==> flow/design.v <==
`timescale 1ns / 1ps
module rotr
    #(parameter BW = 64)
    (
        input [BW - 1:0] val,     
        input [5:0] n_1,          
        input [5:0] n_2,          
        output [BW - 1:0] out
    );
    assign out = ((val >> n_1) | (val << (BW - n_1))) ^ ((val >> n_2) | (val << (BW - n_2)));
endmodule
`timescale 1ns / 1ps
module round_counter (
    input clk,               
    input load,              
    input inc,               
    output reg [3:0] dout,   
    output reg done          
);
    always @(posedge clk) begin
        if (load) begin
            dout <= 0;        
            done <= 0;
        end
        else if (inc && !done) begin
            dout <= dout + 1;        
            if (dout == 4'd11)       
                done <= 1;
        end
    end
endmodule
`timescale 1ns / 1ps
module ascon_p_serial_multiround     
     #(parameter BW = 64) (
         input clk,
         input rstn,
         input en,                        
         input en_inc,                    
         input [2:0] slice_idx,           
         input [BW-1:0] slice_in,         
         output reg [BW-1:0] slice_out,   
         output done                      
     );
    reg [BW-1:0] state [0:4];
    wire [3:0] round;
    wire [BW*5 - 1:0] next_state_w;
    always @(posedge clk or negedge rstn) begin
        if (!rstn) begin
            state[0] <= 0; state[1] <= 0; state[2] <= 0;
            state[3] <= 0; state[4] <= 0;
        end else if (en) begin
            state[slice_idx] <= slice_in;
        end 
        else if (en_inc && !done) begin
            {state[0], state[1], state[2], state[3], state[4]} <= next_state_w;
        end
    end
    wire [BW-1:0] s_rc0, s_rc1, s_rc2, s_rc3, s_rc4;
    wire [BW-1:0] s_p1_0, s_p1_1, s_p1_2, s_p1_3, s_p1_4;
    wire [BW-1:0] t0, t1, t2, t3, t4;
    wire [BW-1:0] s_p2_0, s_p2_1, s_p2_2, s_p2_3, s_p2_4;
    wire [BW-1:0] s_sub_0, s_sub_1, s_sub_2, s_sub_3, s_sub_4;
    wire [BW-1:0] s_q0, s_q1, s_q2, s_q3, s_q4;
    wire [BW-1:0] s_ld_0, s_ld_1, s_ld_2, s_ld_3, s_ld_4;
    assign s_rc0 = state[0];
    assign s_rc1 = state[1];
    assign s_rc2 = state[2] ^ {{56'd0}, (8'd240 - 8'd15 * round)};  
    assign s_rc3 = state[3];
    assign s_rc4 = state[4];
    assign s_p1_0 = s_rc0 ^ s_rc4;
    assign s_p1_4 = s_rc4 ^ s_rc3;
    assign s_p1_2 = s_rc2 ^ s_rc1;
    assign s_p1_1 = s_rc1;
    assign s_p1_3 = s_rc3;
    assign t0 = (~s_p1_0) & s_p1_1;
    assign t1 = (~s_p1_1) & s_p1_2;
    assign t2 = (~s_p1_2) & s_p1_3;
    assign t3 = (~s_p1_3) & s_p1_4;
    assign t4 = (~s_p1_4) & s_p1_0;
    assign s_p2_0 = s_p1_0 ^ t1;
    assign s_p2_1 = s_p1_1 ^ t2;
    assign s_p2_2 = s_p1_2 ^ t3;
    assign s_p2_3 = s_p1_3 ^ t4;
    assign s_p2_4 = s_p1_4 ^ t0;
    assign s_sub_1 = s_p2_1 ^ s_p2_0;
    assign s_sub_0 = s_p2_0 ^ s_p2_4;
    assign s_sub_3 = s_p2_3 ^ s_p2_2;
    assign s_sub_2 = s_p2_2 ^ {BW{1'b1}};
    assign s_sub_4 = s_p2_4;
    assign s_ld_0 = s_sub_0 ^ s_q0;
    assign s_ld_1 = s_sub_1 ^ s_q1;
    assign s_ld_2 = s_sub_2 ^ s_q2;
    assign s_ld_3 = s_sub_3 ^ s_q3;
    assign s_ld_4 = s_sub_4 ^ s_q4;
    assign next_state_w = {s_ld_0, s_ld_1, s_ld_2, s_ld_3, s_ld_4};
    reg [BW-1:0] tmp_out;
    always @(*) begin
        case (slice_idx)
            3'd0: tmp_out = state[0];
            3'd1: tmp_out = state[1];
            3'd2: tmp_out = state[2];
            3'd3: tmp_out = state[3];
            3'd4: tmp_out = state[4];
            default: tmp_out = 0;
        endcase
    end
    always @(posedge clk or negedge rstn) begin
        if (!rstn)
            slice_out <= 'd0;
        else 
            slice_out <= tmp_out;
    end
    round_counter round_ctr (
        .clk(clk),
        .load(!rstn || en),    
        .inc(en_inc),
        .dout(round),
        .done(done)
    );
    rotr ROT0(.val(s_sub_0), .n_1(19), .n_2(28), .out(s_q0));
    rotr ROT1(.val(s_sub_1), .n_1(61), .n_2(39), .out(s_q1));
    rotr ROT2(.val(s_sub_2), .n_1(1),  .n_2(6),  .out(s_q2));
    rotr ROT3(.val(s_sub_3), .n_1(10), .n_2(17), .out(s_q3));
    rotr ROT4(.val(s_sub_4), .n_1(7),  .n_2(41), .out(s_q4));
endmodule
--- tool output ---
* From RTL to reports: ascon_p_serial_multiround *
Tool output for the design above before and after an edit, in the order of the flow.
"before" refers to lines of the RTL above, "after" to lines of the edited file.
"change": "after" minus "before" as printed here. "relative change": 100 x difference / "before".
Operators carry their Yosys type and port widths (W data, S select, Z words).
Library cell names are shortened.
The mark n/a stands for no value.

set-up
  top module = ascon_p_serial_multiround
  clock input = clk
  cell library = sky130hd
  corner = tt_025C_1v80

* Diff *
Unified diff, file above to edited file.
The edit is scripted: it alters the design's behaviour and was not made to optimise anything.

begin of diff
@@ -94,5 +94,5 @@
     assign s_ld_4 = s_sub_4 ^ s_q4;
     assign next_state_w = {s_ld_0, s_ld_1, s_ld_2, s_ld_3, s_ld_4};
-    reg [BW-1:0] tmp_out;
+    reg [BW/2-1:0] tmp_out;
     always @(*) begin
         case (slice_idx)
end of diff

* After elaboration *
Source: Yosys, flattened and elaborated. Widths are those after wreduce. Registers that Yosys merges into a memory's read port (data or address) are not register bits. Print and check cells do not count. Equal cells are merged and count once.

bit counts
  item                             before  after  change  relative change (%)
  bits in latches                  0       0      0       n/a
  ROM bits                         0       0      0       n/a
  bits in writable memories        0       0      0       n/a
  memory cells                     0       0      0       n/a
  clocked read ports x word width  0       0      0       n/a
  bits in registers                389     357    -32     -8.23
  input bits                       71      71     0       0.00

operators by class
  item                              before  after  change  relative change (%)
  reductions and logical operators  12      12     0       0.00
  bitwise operators                 43      43     0       0.00
  muxes and demuxes                 16      16     0       0.00
  $lt $le $gt $ge                   0       0      0       n/a
  divide/modulo/power cells         0       0      0       n/a
  shift-type cells                  0       0      0       n/a
  multipliers                       1       1      0       0.00
  equal/unequal tests               10      10     0       0.00
  $add $sub $neg                    2       2      0       0.00

operators with widths
  operator      before  after  change  relative change (%)
  $pmux W64 S5  1       0      -1      -100.00
  $pmux W32 S5  0       1      +1      n/a

Unchanged operator kinds not shown: 29.

* Logic depth *
Longest topological path by Yosys (ltp), each cell counted once; first at word level (registers and memories cut), then after technology mapping (sequential cells cut; the memories' decode and read muxes count).

depth
  item                          before  after  change  relative change (%)
  depth in word-level cells     13      13     0       0.00
  ABC_AREA                      0       0      n/a     n/a
  depth in mapped cells         18      17     -1      -5.56
  depth with buffers taken out  18      17     -1      -5.56

* Synthesis result *
Source: synth_stat.txt of the flow (Yosys; design flattened, memories mapped). It holds for the ABC_AREA given above (unset counts as 0); a run with the other value may have another netlist.

cell types
  cell      before  after  change  relative change (%)
  xnor2_1   856     599    -257    -30.02
  o21ai_0   293     91     -202    -68.94
  xnor3_1   1       194    +193    +19300.00
  xor2_1    301     180    -121    -40.20
  o211ai_1  164     64     -100    -60.98
  a21oi_1   134     43     -91     -67.91
  nor2_1    176     249    +73     +41.48
  o31ai_1   0       72     +72     n/a
  o21a_1    128     64     -64     -50.00
  a31oi_1   24      67     +43     +179.17
  nor2b_1   4       39     +35     +875.00
  o22ai_1   64      31     -33     -51.56
  dfrtp_1   384     352    -32     -8.33
  buf_4     0       32     +32     n/a
  a221oi_1  1       32     +31     +3100.00
  mux2_2    0       31     +31     n/a
  inv_1     157     184    +27     +17.20
  maj3_1    12      39     +27     +225.00

Unchanged cell types not shown: 5.
Not every row of either side is listed.

synthesis totals
  item                     before   after    change  relative change (%)
  mapped flip-flops        389      357      -32     -8.23
  buffers                  173      174      +1      +0.58
  chip area (Yosys) (µm²)  32627.5  32018.2  -609.3  -1.87
  mapped cells             3699     3287     -412    -11.14

By module: a second synthesis without flattening, with its own total; a netlist apart from the flattened one above.

unflattened totals
  item                                           before    after     change   relative change (%)
  cell total of the unflattened synthesis        14934     14748     -186     -1.25
  area total of the unflattened synthesis (µm²)  127825.1  126222.3  -1602.8  -1.25

Rows give one instance, submodules left out.

modules, before
  module                     area (µm²)  cells  seq. area (µm²)  instances
  rotr                       19806.5     2371   0.0              5
  ascon_p_serial_multiround  28576.2     3058   9609.2           1
  round_counter              216.5       21     100.1            1

modules, after
  module                     area (µm²)  cells  seq. area (µm²)  instances
  rotr                       19806.5     2371   0.0              5
  ascon_p_serial_multiround  26973.4     2872   8808.4           1
  round_counter              216.5       21     100.1            1

* Worst setup path after synthesis *
Source: OpenSTA report_checks on the synthesized netlist (no wires, ideal clock, input and output delay 20% of the period each), path of least setup slack; recovery checks are left aside. Register names are those of the netlist, which keeps one name where synthesis merged equal registers.

timing path post-synthesis
  item                               before                      after                       change  relative change (%)
  path type                          register to register        register to register        n/a     n/a
  start point                        register round_ctr.dout[2]  register round_ctr.dout[2]  n/a     n/a
  end point                          register state[3][53]       register state[3][6]        n/a     n/a
  library setup time (ps)            133                         133                         0       n/a
  arrival (ps)                       4034                        3907                        -127    -3.15
  path delay (ps)                    4167                        4040                        -127    -3.05
  clock period (ps)                  4200                        4200                        0       0.00
  launch time at the first pin (ps)  0                           0                           0       n/a
  path slack (ps)                    33                          160                         +127    n/a
  stages                             18                          16                          -2      -11.11
  buffers on the path                0                           0                           0       n/a
  synthesis period reached (ps)      4167                        4040                        -127    -3.05

"path delay" = arrival - input delay + setup time.
"stages" counts driving pins, that of a launching flip-flop among them; a cell with two outputs on the path counts twice.
"synthesis period reached" = period - worst setup slack (recovery checks aside). The figure is calculated, with input and output delays left at 20% of the set period.
Between the ends stands the longest chain of elaborated cells between them, by number of cells; it is not shown to be the way that was timed. Of several equally long chains one is given.
Each line given opens the expression or statement behind the cell; cells for indexed reads and writes are added by Yosys, which also makes memories of some case tables.

between the ends, post-synthesis, before
  path through = dfxtp_1 -> inv_1 -> fa_1 -> fa_1 -> inv_1 -> ha_1 -> inv_1 -> ha_1 -> a21o_1 -> a21oi_1 -> xnor2_1 -> ha_1 -> xnor2_1 -> xnor2_1 -> xor2_1 -> xnor2_1 -> o21ai_0 -> o21ai_0
  cells in the longest elaborated chain = 11

ends and longest elaborated chain, post-synthesis, before
  item              line  text
  start, declared   17    output reg [3:0] dout,
  start, assigned   22    dout <= 0;
  start, assigned   26    dout <= dout + 1;
  $mul A4 B4 Y8     67    assign s_rc2 = state[2] ^ {{56'd0}, (8'd240 - 8'd15 * round)};
  $sub A8 B8 Y8     67
  $xor A64 B8 Y64   67
  $xor A64 B64 Y64  72    assign s_p1_2 = s_rc2 ^ s_rc1;
  $xor A64 B64 Y64  82    assign s_p2_2 = s_p1_2 ^ t3;
  $xor A64 B64 Y64  87    assign s_sub_3 = s_p2_3 ^ s_p2_2;
  $or A47 B64 Y64   10    assign out = ((val >> n_1) | (val << (BW - n_1))) ^ ((val >> n_2) | (val << (BW - n_2)));
  $xor A64 B64 Y64  10
  $xor A64 B64 Y64  93    assign s_ld_3 = s_sub_3 ^ s_q3;
  $mux W64          54    else if (en_inc && !done) begin
  $mux W64          51    end else if (en) begin
  end, assigned     50    state[3] <= 0; state[4] <= 0;
  end, assigned     52    state[slice_idx] <= slice_in;
  end, declared     44    reg [BW-1:0] state [0:4];

between the ends, post-synthesis, after
  path through = dfxtp_1 -> inv_1 -> fa_1 -> ha_1 -> inv_1 -> ha_1 -> fa_1 -> a21o_2 -> a21oi_1 -> xor2_1 -> ha_1 -> xnor2_1 -> xnor2_1 -> xnor3_1 -> mux2i_1 -> o21ai_0
  cells in the longest elaborated chain = 9

ends and longest elaborated chain, post-synthesis, after
  item              line  text
  start, declared   17    output reg [3:0] dout,
  start, assigned   22    dout <= 0;
  start, assigned   26    dout <= dout + 1;
  $mul A4 B4 Y8     67    assign s_rc2 = state[2] ^ {{56'd0}, (8'd240 - 8'd15 * round)};
  $sub A8 B8 Y8     67
  $xor A64 B8 Y64   67
  $xor A64 B64 Y64  72    assign s_p1_2 = s_rc2 ^ s_rc1;
  $xor A64 B64 Y64  82    assign s_p2_2 = s_p1_2 ^ t3;
  $xor A64 B64 Y64  87    assign s_sub_3 = s_p2_3 ^ s_p2_2;
  $xor A64 B64 Y64  93    assign s_ld_3 = s_sub_3 ^ s_q3;
  $mux W64          54    else if (en_inc && !done) begin
  $mux W64          51    end else if (en) begin
  end, assigned     50    state[3] <= 0; state[4] <= 0;
  end, assigned     52    state[slice_idx] <= slice_in;
  end, declared     44    reg [BW-1:0] state [0:4];

* Worst path after layout *
Path of least setup slack in the final report of each run of pair 1 (OpenROAD, finished layout, wires in). Where an end is a register, its clock arrival counts in the times.
The report prints the path's times to 10 ps; the period is as set.

timing path post-layout
  item                               before                      after                       change  relative change (%)
  path type                          register to register        register to register        n/a     n/a
  start point                        register round_ctr.dout[1]  register round_ctr.dout[2]  n/a     n/a
  end point                          register state[3][53]       register state[3][57]       n/a     n/a
  path slack (ps)                    160                         180                         +20     n/a
  launch time at the first pin (ps)  610                         610                         0       0.00
  buffers on the path                2                           0                           -2      -100.00
  arrival (ps)                       4530                        4510                        -20     -0.44
  library setup time (ps)            130                         130                         0       n/a
  stages                             18                          14                          -4      -22.22
  clock period (ps)                  4200                        4200                        0       0.00

Between the ends stands the longest chain of elaborated cells between them, by number of cells; it is not shown to be the way that was timed. Of several equally long chains one is given.

between the ends, post-layout, before
  path through = dfxtp_2 -> buf_4 -> ha_1 -> fa_1 -> inv_1 -> ha_1 -> fa_1 -> a21o_1 -> a21oi_1 -> xnor2_1 -> ha_1 -> xnor2_2 -> xnor2_2 -> buf_4 -> xor2_1 -> xnor2_1 -> o21ai_0 -> o21ai_0
  cells in the longest elaborated chain = 11

ends and longest elaborated chain, post-layout, before
  item              line  text
  start, declared   17    output reg [3:0] dout,
  start, assigned   22    dout <= 0;
  start, assigned   26    dout <= dout + 1;
  $mul A4 B4 Y8     67    assign s_rc2 = state[2] ^ {{56'd0}, (8'd240 - 8'd15 * round)};
  $sub A8 B8 Y8     67
  $xor A64 B8 Y64   67
  $xor A64 B64 Y64  72    assign s_p1_2 = s_rc2 ^ s_rc1;
  $xor A64 B64 Y64  82    assign s_p2_2 = s_p1_2 ^ t3;
  $xor A64 B64 Y64  87    assign s_sub_3 = s_p2_3 ^ s_p2_2;
  $or A47 B64 Y64   10    assign out = ((val >> n_1) | (val << (BW - n_1))) ^ ((val >> n_2) | (val << (BW - n_2)));
  $xor A64 B64 Y64  10
  $xor A64 B64 Y64  93    assign s_ld_3 = s_sub_3 ^ s_q3;
  $mux W64          54    else if (en_inc && !done) begin
  $mux W64          51    end else if (en) begin
  end, assigned     50    state[3] <= 0; state[4] <= 0;
  end, assigned     52    state[slice_idx] <= slice_in;
  end, declared     44    reg [BW-1:0] state [0:4];

between the ends, post-layout, after
  path through = dfxtp_1 -> inv_1 -> fa_1 -> ha_1 -> inv_1 -> ha_1 -> fa_2 -> xor2_1 -> ha_1 -> xnor2_2 -> xnor2_2 -> xnor3_1 -> nor2_1 -> o31ai_1
  cells in the longest elaborated chain = 11

ends and longest elaborated chain, post-layout, after
  item              line  text
  start, declared   17    output reg [3:0] dout,
  start, assigned   22    dout <= 0;
  start, assigned   26    dout <= dout + 1;
  $mul A4 B4 Y8     67    assign s_rc2 = state[2] ^ {{56'd0}, (8'd240 - 8'd15 * round)};
  $sub A8 B8 Y8     67
  $xor A64 B8 Y64   67
  $xor A64 B64 Y64  72    assign s_p1_2 = s_rc2 ^ s_rc1;
  $xor A64 B64 Y64  82    assign s_p2_2 = s_p1_2 ^ t3;
  $xor A64 B64 Y64  87    assign s_sub_3 = s_p2_3 ^ s_p2_2;
  $or A54 B64 Y64   10    assign out = ((val >> n_1) | (val << (BW - n_1))) ^ ((val >> n_2) | (val << (BW - n_2)));
  $xor A64 B64 Y64  10
  $xor A64 B64 Y64  93    assign s_ld_3 = s_sub_3 ^ s_q3;
  $mux W64          54    else if (en_inc && !done) begin
  $mux W64          51    end else if (en) begin
  end, assigned     50    state[3] <= 0; state[4] <= 0;
  end, assigned     52    state[slice_idx] <= slice_in;
  end, declared     44    reg [BW-1:0] state [0:4];

* Measured runs *
Both versions went through the flow (Yosys, OpenROAD) with the same settings in each pair. Constraints: input delay and output delay 20% of the set period each, output load 0.01 pF.

flow settings, pair 1
  CORE_UTILIZATION = 40
  period_ns = 4.2
  CAP_MARGIN = 20
  CORE_MARGIN = 2
  SLEW_MARGIN = 20

measured results, pair 1
  item                                    before   after    change   relative change (%)
  clock period reached (ps)               4035     4022     -13      -0.32
  setup TNS (ps)                          0        0        0        n/a
  mapped cell area after synthesis (µm²)  32627.5  32018.2  -609.3   -1.87
  die size (µm²)                          83868.2  82326.0  -1542.2  -1.84
  lowest setup slack (ps)                 165      178      +13      n/a
  utilization (%)                         47.0     46.0     -1.0     n/a

flow settings, pair 2
  ABC_AREA = 0
  CELL_PAD_IN_SITES_GLOBAL_PLACEMENT = 1
  CORE_ASPECT_RATIO = 1.56
  CORE_MARGIN = 9
  CORE_UTILIZATION = 32
  CTS_CLUSTER_SIZE = 41
  GPL_TIMING_DRIVEN = 0
  MIN_ROUTING_LAYER = met2
  PLACE_DENSITY_LB_ADDON = 0.17
  SETUP_SLACK_MARGIN = -0.01
  SLEW_MARGIN = 0
  period_ns = 6.63
  CAP_MARGIN = 20

measured results, pair 2
  item                                       before    after     change   relative change (%)
  clock period reached (ps)                  6251      5503      -748     -11.97
  setup TNS (ps)                             0         0         0        n/a
  mapped cell area after synthesis (µm²)     32627.5   32018.2   -609.3   -1.87
  die size (µm²)                             114065.0  112050.0  -2015.0  -1.77
  lowest setup slack (ps)                    379       1127      +748     n/a
  worst hold slack in the final report (ps)  526       512       -14      n/a
  utilization (%)                            38.5      38.8      +0.3     n/a

By "clock period reached" is meant the clock period of the run minus its worst setup slack. This is arithmetic on one report: input and output delays are still those of the set period (20% each).
--- end ---
